==> flow/design.v <==
module Registers  (
    input clk,
    input rst,
    input [31:0] in,
    output reg [31:0]  out
);
always @(posedge clk )
begin
    if(rst == 1'b1)
    begin
        out<=0;
    end
    else 
    begin
        out<=in;
    end
end
endmodule
module full_adder
(input i_bit1,input i_bit2, input i_carry,output o_sum,output o_carry);
wire g1,p1;
assign g1=i_bit1 & i_bit2;
assign p1=i_bit1 ^ i_bit2;
assign o_sum=p1 ^ i_carry;
assign o_carry = g1 | (p1&i_carry);
endmodule
module four_bit_adder(input [3:0] A,input [3:0]  B,input Cin,  output [3:0]  Sum,output   Cout);
    wire [3:0] C; 
    genvar i;
    generate
        for (i = 0; i < 4; i = i + 1) begin : loop
            full_adder FA(
                .i_bit1(A[i]),
                .i_bit2(B[i]),
                .i_carry(i == 0 ? Cin : C[i - 1]),
                .o_sum(Sum[i]),
                .o_carry(C[i])
            );
        end
    endgenerate
    assign Cout=C[3];
endmodule
module CSA  #(parameter N = 32)(input [N-1:0] A,input [N-1:0]  B,input Cin,  output [N-1:0]  Sum,output   Cout,output Overflow);
    wire [N-1:0] S0;
    wire [N-1:0] S1;
    wire [(N/4)-1:0] C0;
    wire [(N/4)-1:0] C1;
    wire [(N/4)-1:0] C;
    four_bit_adder A_inst(.A(A[3:0]),.B(B[3:0]),.Cin(Cin),.Sum(Sum[3:0]),.Cout(C[0])); 
    genvar i;
    generate
        for (i = 0; i < N/4-1; i = i + 1) begin : loop1
            four_bit_adder A0(
                .A(A[i*4+7:i*4+4]),
                .B(B[i*4+7:i*4+4]),
                .Cin(1'b0),
                .Sum(S0[i*4+7:i*4+4]),
                .Cout(C0[i+1])
            );
            four_bit_adder A1(
                .A(A[i*4+7:i*4+4]),
                .B(B[i*4+7:i*4+4]),
                .Cin(1'b1),
                .Sum(S1[i*4+7:i*4+4]),
                .Cout(C1[i+1])
            );
        end
    endgenerate
    genvar j;
    generate
    for (j = 0; j < N/4-1; j = j + 1) begin : loop2
        assign Sum[j*4+7:j*4+4] = C[j] ? S1[j*4+7:j*4+4] : S0[j*4+7:j*4+4];
        assign C[j+1] = C[j] ? C1[j+1] : C0[j+1];
    end
endgenerate
    assign Cout=C[(N/4)-1];
    assign Overflow=(A[N-1]==B[N-1]&&(A[N-1])!=Sum[N-1]);
endmodule
module normalizer
(input [23:0] A_mantissa,input [7:0] A_exponent, output  reg [22:0] O_mantissa ,output reg [7:0] O_exponent);
reg [23:0] temp_mantissa;
always @ (*)
begin 
    if(A_mantissa[23:0]==24'b000000000000000000000001)
    begin 
        temp_mantissa=A_mantissa<<23;
        O_exponent=A_exponent-23;
    end
    else if(A_mantissa[23:1]==23'b00000000000000000000001)
    begin 
        temp_mantissa=A_mantissa<<22;
        O_exponent=A_exponent-22;
    end
    else if(A_mantissa[23:2]==22'b0000000000000000000001)
    begin 
        temp_mantissa=A_mantissa<<21;
        O_exponent=A_exponent-21;
    end
    else if(A_mantissa[23:3]==21'b000000000000000000001)
    begin 
        temp_mantissa=A_mantissa<<20;
        O_exponent=A_exponent-20;
    end
    else if(A_mantissa[23:4]==20'b00000000000000000001)
    begin 
        temp_mantissa=A_mantissa<<19;
        O_exponent=A_exponent-19;
    end
    else if(A_mantissa[23:5]==19'b0000000000000000001)
    begin 
        temp_mantissa=A_mantissa<<18;
        O_exponent=A_exponent-18;
    end
    else if(A_mantissa[23:6]==18'b000000000000000001)
    begin 
        temp_mantissa=A_mantissa<<17;
        O_exponent=A_exponent-17;
    end
    else if(A_mantissa[23:7]==17'b00000000000000001)
    begin 
        temp_mantissa=A_mantissa<<16;
        O_exponent=A_exponent-16;
    end
    else if(A_mantissa[23:8]==16'b0000000000000001)
    begin 
        temp_mantissa=A_mantissa<<15;
        O_exponent=A_exponent-15;
    end
    else if(A_mantissa[23:9]==15'b000000000000001)
    begin 
        temp_mantissa=A_mantissa<<14;
        O_exponent=A_exponent-14;
    end
    else if(A_mantissa[23:10]==14'b00000000000001)
    begin 
        temp_mantissa=A_mantissa<<13;
        O_exponent=A_exponent-13;
    end
    else if(A_mantissa[23:11]==13'b0000000000001)
    begin 
        temp_mantissa=A_mantissa<<12;
        O_exponent=A_exponent-12;
    end
    else if(A_mantissa[23:12]==12'b000000000001)
    begin 
        temp_mantissa=A_mantissa<<11;
        O_exponent=A_exponent-11;
    end
    else if(A_mantissa[23:13]==11'b00000000001)
    begin 
        temp_mantissa=A_mantissa<<10;
        O_exponent=A_exponent-10;
    end
    else if(A_mantissa[23:14]==10'b0000000001)
    begin 
        temp_mantissa=A_mantissa<<9;
        O_exponent=A_exponent-9;
    end
    else if(A_mantissa[23:15]==9'b000000001)
    begin 
        temp_mantissa=A_mantissa<<8;
        O_exponent=A_exponent-8;
    end
    else if(A_mantissa[23:16]==8'b00000001)
    begin 
        temp_mantissa=A_mantissa<<7;
        O_exponent=A_exponent-7;
    end
    else if(A_mantissa[23:17]==7'b0000001)
    begin 
        temp_mantissa=A_mantissa<<6;
        O_exponent=A_exponent-6;
    end
    else if(A_mantissa[23:18]==6'b000001)
    begin 
        temp_mantissa=A_mantissa<<5;
        O_exponent=A_exponent-5;
    end
    else if(A_mantissa[23:19]==5'b00001)
    begin 
        temp_mantissa=A_mantissa<<4;
        O_exponent=A_exponent-4;
    end
    else if(A_mantissa[23:20]==4'b0001)
    begin 
        temp_mantissa=A_mantissa<<3;
        O_exponent=A_exponent-3;
    end
    else if(A_mantissa[23:21]==3'b001)
    begin 
        temp_mantissa=A_mantissa<<2;
        O_exponent=A_exponent-2;
    end
    else if(A_mantissa[23:22]==3'b01)
    begin 
        temp_mantissa=A_mantissa<<1;
        O_exponent=A_exponent-1;
    end
    else 
    begin
        temp_mantissa=A_mantissa;
        O_exponent=A_exponent;
    end 
O_mantissa=temp_mantissa[22:0];
end
endmodule
module FPA
(input [31:0] A, input [31:0] B, output [31:0] Sum,output Cout,output reg of);
reg  A_sign;
reg  B_sign;
reg  O_sign;
reg [7:0] A_exponent ;
reg [7:0] B_exponent ;
wire [7:0] O_exponent ;
reg [24:0] O_temp1_exponent ;
reg [24:0] O_temp2_exponent ;
reg [23:0] A_mantissa ;
reg [23:0] B_mantissa ;
reg [23:0] temp1_mantissa ;
reg [23:0] temp2_mantissa ;
reg [23:0] O_mantissa ;
reg [24:0] O_temp1_mantissa ;
reg [24:0] O_temp2_mantissa ;
reg [7:0] temp ;
wire [7:0] final_exponent ;
wire [22:0] final_mantissa ;
wire [7:0] pre_exponent ;
wire [22:0] pre_mantissa ;
reg [23:0] A_Adder ;
reg [23:0] B_Adder ;
wire [23:0] Sum_Adder ;
wire Cin ;
wire c ;
 CSA #(24) c1( A_Adder,B_Adder,Cin,Sum_Adder ,c ,overflow);
assign Cin=1'b0;
always @ (*)
begin
    A_sign=A[31];
    B_sign=B[31];
    A_exponent=A[30:23];
    B_exponent=B[30:23];
    A_mantissa = {1'b1,A[22:0]};
    B_mantissa ={1'b1,B[22:0]};
    if(A_exponent > B_exponent ) begin
        temp=A_exponent-B_exponent;
        O_temp1_exponent=A_exponent;
        B_mantissa=B_mantissa>>temp;
    end
    else if (A_exponent < B_exponent )begin
        temp=B_exponent-A_exponent;
        O_temp1_exponent=B_exponent;
        temp1_mantissa=A_mantissa>>temp;
        A_mantissa=temp1_mantissa;
    end
    else 
    begin
        O_temp1_exponent=A_exponent;
    end
    if(A_sign == B_sign )
    begin
        A_Adder=A_mantissa;
        B_Adder=B_mantissa;
        O_sign=A_sign;
        O_temp1_mantissa={c,Sum_Adder};
    end
     else 
    begin
        if(A_sign==1'b1)
        begin
            temp1_mantissa=~A_mantissa+1'b1;
            temp2_mantissa=B_mantissa;
            A_Adder=temp1_mantissa;
            B_Adder=temp2_mantissa;
            O_temp2_mantissa={c,Sum_Adder};
            if(A_mantissa>= B_mantissa)
            begin 
                O_temp1_mantissa=~O_temp2_mantissa+1;
                O_temp1_mantissa[24]=1'b0;
            end
            else
            begin 
                O_temp1_mantissa=O_temp2_mantissa;
                O_temp1_mantissa[24]=1'b0;
            end
        end
        else 
        begin
            temp1_mantissa=A_mantissa;
            temp2_mantissa=~B_mantissa+1'b1;
            A_Adder=temp1_mantissa;
            B_Adder=temp2_mantissa;
            O_temp2_mantissa={c,Sum_Adder};
            if(A_mantissa <= B_mantissa)
            begin 
                O_temp1_mantissa=~O_temp2_mantissa+1;
                O_temp1_mantissa[24]=1'b0;
            end
            else
            begin 
                O_temp1_mantissa=O_temp2_mantissa;
                O_temp1_mantissa[24]=1'b0;
            end
        end
        if(A_mantissa>B_mantissa)
            O_sign=A_sign;
        else if(A_mantissa<B_mantissa)
            O_sign=B_sign;
        else
        begin
            O_sign=1'b0;
        end
    end
    if(O_temp1_mantissa[24]==1'b1)
    begin
        O_temp2_exponent=O_temp1_exponent+25'd1;
        O_mantissa=O_temp1_mantissa[24:1];
        if(O_mantissa == 23'd0 &  O_temp1_exponent== A_exponent & O_temp1_exponent== B_exponent )
            begin
                O_temp1_exponent=23'd0;
            end
        else
            O_temp1_exponent=O_temp2_exponent;
    end else
    begin
        O_mantissa=O_temp1_mantissa[23:0];
        if(O_mantissa == 23'd0 &  O_temp1_exponent== A_exponent & O_temp1_exponent== B_exponent )
            begin
                O_temp1_exponent=23'd0;
            end
   end 
end
assign O_exponent=O_temp1_exponent;
normalizer N_instance( O_mantissa, O_exponent, pre_mantissa , pre_exponent);
always @ (*)
begin
    if(pre_exponent == 8'd255  || A[30:23] == 8'd255  || B[30:23] == 8'd255)
        of=1'b1;
    else
        of=1'b0;
end
assign final_exponent = of ? 8'd0 : pre_exponent;
assign final_mantissa = of ? 23'd0 : pre_mantissa;
assign Sum={O_sign & ~of,final_exponent,final_mantissa};
assign Cout=O_temp1_mantissa[24];
endmodule
module FPA_final (
input clk,
input rst,
input [31 : 0] in1,
input [31 : 0] in2,
output [31 : 0] OUT
);
wire [31 : 0]A;
wire [31 : 0]B;
wire [31 : 0]C;
Registers operand1_reg (clk,rst, in1, A);
Registers operand2_reg (clk, rst, in2, B);
FPA B1 ( .A(A), .B(B), .Sum(C), .Cout(), .of());
Registers output_reg (clk,rst, C, OUT);
endmodule
---- Step by step through the tools: FPA_final ----
The steps from the RTL of FPA_final to its reports follow in flow order.
Line numbers count from 1 in the design file above.
Operators: Yosys type, input widths -> output width; for muxes data width and select width s.
Cell names lack the library's common part.
Not given: n/a
design
  top ..................................... FPA_final
  clock ................................... clk
  cell library ............................ sky130hd
  library corner .......................... tt_025C_1v80

---- Word-level counts ----
Yosys after proc, flatten, opt, wreduce and memory -nomap, before mapping. Memory bits, and registers merged into a memory's read port (data or address), are not among the register bits. Print and check cells are not counted. Equal cells are merged and count once.
cells by class
  add/subtract/negate cells ............... 29
  $lt $le $gt $ge ......................... 6
  eq/ne operators ......................... 29
  shifts and indexed selects .............. 2
  multiplexer cells ....................... 76
  bitwise logic cells ..................... 166
  reduce/logical cells .................... 28
operators with widths
  kind                   number
  $mux 23                22
  $mux 24                11
  $mux 8                 28
  $add 24x1->24 const B  3
  $not 24->24            3
  $sub 8x4->8 const B    8
  $sub 8x5->8 const B    8
  $and 1x1->1            62
  $xor 1x1->1            57
  $shr 24x8->24          2
  $logic_not 24->1       2
  $or 1x1->1             38
  $sub 8x3->8 const B    4
  $reduce_or 25->1       1
  $mux 25                1
  $eq 24x1->1 const B    1
  $ge 24x24->1           1
  $gt 24x24->1           1
  $le 24x24->1           1
  $lt 24x24->1           1
  $reduce_or 24->1       1
  $eq 8x8->1 const B     3
  $eq 23x1->1 const B    1
  $reduce_or 23->1       1
  $eq 22x1->1 const B    1
  $reduce_or 22->1       1
  $eq 21x1->1 const B    1
  $reduce_or 21->1       1
Not listed: further kinds 50, cells in them 71.
bit counts
  bits in registers ....................... 96
  output and inout port bits .............. 32
  word-level cells ........................ 363

---- Longest topological paths ----
Depth = most cells in a row (Yosys ltp): at word level without a register or memory, in the mapped netlist without a sequential cell, where the memories' decode and read muxes count.
depth
  word-level depth ........................ 61
  ABC_AREA ................................ 0
  depth in mapped cells ................... 75
  gate-level depth less buffers ........... 66

---- Synthesis result ----
The flow's flattened synthesis, as Yosys stat reports it; memories are mapped. The netlist is that of the ABC_AREA named above (0 if unset); the other value can give another one.
The area totals of this step are shown rounded.
mapped netlist
  mapped cells ............................ 2385
  synthesis area .......................... 0.016 sq mm
  mapped flip-flops ....................... 96
  buffer cells ............................ 196
cell types
  type      number  total area (sq um)
  dfxtp_1   96      1.92E+03
  nand2_1   270     1.01E+03
  a21oi_1   188     940.902
  ha_1      72      900.864
  nor2_1    223     837.053
  xnor2_1   77      674.397
  o21ai_0   133     665.638
  a211oi_1  80      600.576
  clkbuf_1  134     502.982
  nor2b_1   79      494.224
  mux4_2    21      472.954
  nor3_1    85      425.408
  nand3_1   82      410.394
  fa_1      20      400.384
  mux2i_1   36      360.346
  o211ai_1  46      345.331
  inv_1     75      281.52
  xor2_1    31      271.51
Not listed: further types 85, cells in them 637.
By module: a second synthesis without flattening, with its own total; a netlist apart from the flattened one above.
unflattened totals
  cells (unflattened synthesis) ........... 2308
  area total of the unflattened synthesis .. 0.017 sq mm
Each row is one instance without its submodules.
by module
  module          times used  cells  area (sq mm)  sequential area (sq mm)
  FPA             1           1059   0.0074        0
  normalizer      1           955    0.0056        0
  Registers       3           67     0.00086       0.00064
  full_adder      44          1      0.00002       0
  CSA #(N=24)     1           49     0.00047       0
  FPA_final       1           0      0             0
  four_bit_adder  11          0      0             0

---- Worst setup path after synthesis ----
Source: OpenSTA report_checks on the synthesized netlist (no wires, ideal clock, input and output delay 20% of the period each), path of least setup slack; recovery checks are left aside. Register names are those of the netlist, which keeps one name where synthesis merged equal registers.
timing path post-synthesis
  path kind ............................... register -> register
  start point ............................. register operand1_reg.out[23]
  end point ............................... register output_reg.out[21]
  period .................................. 22.0 ns
  library setup time ...................... 0.128 ns
  time at the first pin ................... 0.000 ns
  arrival time ............................ 16.489 ns
  setup slack ............................. 5.383 ns
  delay of the path ....................... 16.617 ns
  stages .................................. 72
  path buffers ............................ 9
  period reached after synthesis .......... 16.617 ns
"delay of the path" = arrival - input delay + setup time.
"stages" counts driving pins, that of a launching flip-flop among them; a cell with two outputs on the path counts twice.
"period reached after synthesis" = period - worst setup slack (recovery checks aside). The figure is calculated, with input and output delays left at 20% of the set period.
The rows between start and end are the longest chain of elaborated cells between them; the timing report does not say that the signal goes this way. Where chains are equally long, one stands for them.
Each line given opens the expression or statement behind the cell; cells for indexed reads and writes are added by Yosys, which also makes memories of some case tables.
between the ends, post-synthesis
  cell sequence ........................... dfxtp_1 > inv_1 > ha_1 > inv_1 > fa_1 > nand3_1 > a21oi_2 > o21a_1 > buf_6 > buf_6 > buf_2 > clkbuf_1 > mux4_2 > nand2_1 > a21oi_1 > a211oi_1 > a211oi_1 > o21ai_0 > [36 not listed] > buf_2 > and3_1 > clkinv_1 > buf_1 > ha_1 > inv_1 > nor2_1 > nor4_1 > or4_1 > a32o_1 > a21oi_1 > o21ai_0 > a21oi_1 > mux2i_1 > nand4_1 > o31ai_4 > buf_6 > nor2_1
  length of the longest elaborated chain .. 60
  elaborated cells on any way between the ends .. 303
ends and longest elaborated chain, post-synthesis
  item                           RTL line  RTL
  start: declaration             5         output reg [31:0]  out
  start: assignment              11        out<=0;
  start: assignment              15        out<=in;
  $sub 8x8->8                    250       temp=B_exponent-A_exponent;
  $shr 24x8->24                  252       temp1_mantissa=A_mantissa>>temp;
  $mux 24                        249       else if (A_exponent < B_exponent )begin
  $mux 24                        244       if(A_exponent > B_exponent ) begin
  $not 24->24                    270       temp1_mantissa=~A_mantissa+1'b1;
  $add 24x1->24                  270
  $mux 24                        268       if(A_sign==1'b1)
  [45 not listed]                n/a
  $mux 8                         94        else if(A_mantissa[23:2]==22'b0000000000000000000001)
  $mux 8                         89        else if(A_mantissa[23:1]==23'b00000000000000000000001)
  $mux 8                         84        if(A_mantissa[23:0]==24'b000000000000000000000001)
  $eq 8x8->1                     336       if(pre_exponent == 8'd255  || A[30:23] == 8'd255  || B[30:23] == 8'd255)
  $logic_or 1x1->1 (2 in a row)  336
  $mux 1                         336
  $reduce_or 4->1                n/a
  end: assignment                11
  end: assignment                15
  end: declaration               5

---- Timing after layout ----
Path of least setup slack in the final report of job 1 (OpenROAD, finished layout, wires in). Where an end is a register, its clock arrival counts in the times.
timing path post-layout
  path kind ............................... register -> register
  start point ............................. register operand1_reg.out[23]
  end point ............................... register output_reg.out[15]
  period .................................. 22.0 ns
  library setup time ...................... 0.14 ns
  time at the first pin ................... 0.39 ns
  arrival time ............................ 19.84 ns
  setup slack ............................. 2.40 ns
  stages .................................. 58
  path buffers ............................ 1
The rows between start and end are the longest chain of elaborated cells between them; the timing report does not say that the signal goes this way. Where chains are equally long, one stands for them.
between the ends, post-layout
  cell sequence ........................... dfxtp_1 > inv_1 > ha_1 > and4_1 > nand3_1 > o21ai_4 > buf_4 > mux2_2 > mux2i_1 > or3_1 > a2111o_1 > o211a_1 > or2_2 > ha_1 > a21oi_1 > fa_1 > fa_1 > fa_1 > [22 not listed] > a21oi_1 > mux2_2 > o211ai_1 > or3_1 > nand2_1 > inv_1 > ha_1 > inv_1 > nor2_1 > o211ai_1 > a21oi_1 > o211ai_1 > a2111oi_1 > nor2_1 > mux2i_1 > nor2_1 > o31ai_4 > nor3_1
  length of the longest elaborated chain .. 60
  elaborated cells on any way between the ends .. 297
ends and longest elaborated chain, post-layout
  item                           RTL line  RTL
  start: declaration             5         output reg [31:0]  out
  start: assignment              11        out<=0;
  start: assignment              15        out<=in;
  $sub 8x8->8                    250       temp=B_exponent-A_exponent;
  $shr 24x8->24                  252       temp1_mantissa=A_mantissa>>temp;
  $mux 24                        249       else if (A_exponent < B_exponent )begin
  $mux 24                        244       if(A_exponent > B_exponent ) begin
  $not 24->24                    270       temp1_mantissa=~A_mantissa+1'b1;
  $add 24x1->24                  270
  $mux 24                        268       if(A_sign==1'b1)
  [45 not listed]                n/a
  $mux 8                         94        else if(A_mantissa[23:2]==22'b0000000000000000000001)
  $mux 8                         89        else if(A_mantissa[23:1]==23'b00000000000000000000001)
  $mux 8                         84        if(A_mantissa[23:0]==24'b000000000000000000000001)
  $eq 8x8->1                     336       if(pre_exponent == 8'd255  || A[30:23] == 8'd255  || B[30:23] == 8'd255)
  $logic_or 1x1->1 (2 in a row)  336
  $mux 1                         336
  $reduce_or 10->1               n/a
  end: assignment                11
  end: assignment                15
  end: declaration               5

## Implementation results

Settings and measured results of 6 stored flow runs for module FPA_final (sky130hd), not sorted in any way. The constraints put input and output delay at 20% of the set period each and load the outputs with 0.01 pF.
"clock period achieved" is the run's clock period less its worst setup slack. It is reckoned from that one timing run; input and output delays stay at 20% of the period that was set.
"critical setup path time" is the time allowed to the run's worst setup path (the clock period less input and output delay, where it has them) less its slack. Clock arrival times count: a late capture clock shortens it, a late launch clock lengthens it.
"total power after layout" rests on the timing tool's default activity at the inputs, not on a simulated workload.
Measured values are rounded.

---- job 1 ----
settings
  CORE_UTILIZATION = 40
  period_ns = 22.0
  CAP_MARGIN = 20
  CORE_MARGIN = 2
  SLEW_MARGIN = 20
results
  worst hold slack after layout ........... 0.88 ns
  critical setup path time ................ 19.60 ns
  worst setup path kind ................... register -> register
  die size ................................ 0.043 sq mm
  setup slack of the worst path ........... 2.4 ns
  total power after layout ................ 2.2 mW
  setup total negative slack .............. 0.000 ns
  post-route utilization .................. 44 %
  chip area in the Yosys report ........... 0.016 sq mm
  clock period achieved ................... 19.596 ns
  standard-cell area of the final layout .. 0.018 sq mm

---- job 2 ----
settings
  ABC_AREA = 1
  CORE_ASPECT_RATIO = 0.78
  CORE_MARGIN = 9
  CORE_UTILIZATION = 50
  CTS_CLUSTER_SIZE = 23
  GPL_TIMING_DRIVEN = 0
  HOLD_SLACK_MARGIN = 0.05
  MAX_ROUTING_LAYER = met4
  MIN_ROUTING_LAYER = met2
  PLACE_DENSITY_LB_ADDON = 0.25
  TNS_END_PERCENT = 20
  period_ns = 20.0
  CAP_MARGIN = 20
  SLEW_MARGIN = 20
results
  did not finish, routing stopped with GRT-0116

---- job 3 ----
settings
  CORE_MARGIN = 9
  GPL_TIMING_DRIVEN = 0
  period_ns = 22.0
  CAP_MARGIN = 20
  CORE_UTILIZATION = 40
  SLEW_MARGIN = 20
results
  worst hold slack after layout ........... 0.78 ns
  critical setup path time ................ 20.98 ns
  worst setup path kind ................... register -> register
  die size ................................ 0.049 sq mm
  setup slack of the worst path ........... 1.0 ns
  total power after layout ................ 2.3 mW
  setup total negative slack .............. 0.000 ns
  post-route utilization .................. 46 %
  chip area in the Yosys report ........... 0.016 sq mm
  clock period achieved ................... 20.978 ns
  standard-cell area of the final layout .. 0.018 sq mm

---- job 4 ----
settings
  CORE_UTILIZATION = 59
  period_ns = 20.0
  CAP_MARGIN = 20
  CORE_MARGIN = 2
  SLEW_MARGIN = 20
results
  worst hold slack after layout ........... 0.95 ns
  critical setup path time ................ 19.24 ns
  worst setup path kind ................... register -> register
  die size ................................ 0.029 sq mm
  setup slack of the worst path ........... 0.76 ns
  total power after layout ................ 2.4 mW
  setup total negative slack .............. 0.000 ns
  post-route utilization .................. 66 %
  chip area in the Yosys report ........... 0.016 sq mm
  clock period achieved ................... 19.236 ns
  standard-cell area of the final layout .. 0.018 sq mm

---- job 5 ----
settings
  CORE_UTILIZATION = 40
  SETUP_SLACK_MARGIN = 1.46
  period_ns = 20.0
  CAP_MARGIN = 20
  CORE_MARGIN = 2
  SLEW_MARGIN = 20
results
  worst hold slack after layout ........... 0.87 ns
  critical setup path time ................ 17.81 ns
  worst setup path kind ................... register -> register
  die size ................................ 0.043 sq mm
  setup slack of the worst path ........... 2.2 ns
  total power after layout ................ 2.5 mW
  setup total negative slack .............. 0.000 ns
  post-route utilization .................. 45 %
  chip area in the Yosys report ........... 0.016 sq mm
  clock period achieved ................... 17.806 ns
  standard-cell area of the final layout .. 0.018 sq mm

---- job 6 ----
settings
  CORE_UTILIZATION = 40
  GPL_TIMING_DRIVEN = 0
  SLEW_MARGIN = 5
  period_ns = 22.0
  CAP_MARGIN = 20
  CORE_MARGIN = 2
results
  worst hold slack after layout ........... 0.69 ns
  critical setup path time ................ 21.04 ns
  worst setup path kind ................... register -> register
  die size ................................ 0.043 sq mm
  setup slack of the worst path ........... 0.96 ns
  total power after layout ................ 2.3 mW
  setup total negative slack .............. 0.000 ns
  post-route utilization .................. 45 %
  chip area in the Yosys report ........... 0.016 sq mm
  clock period achieved ................... 21.040 ns
  standard-cell area of the final layout .. 0.018 sq mm
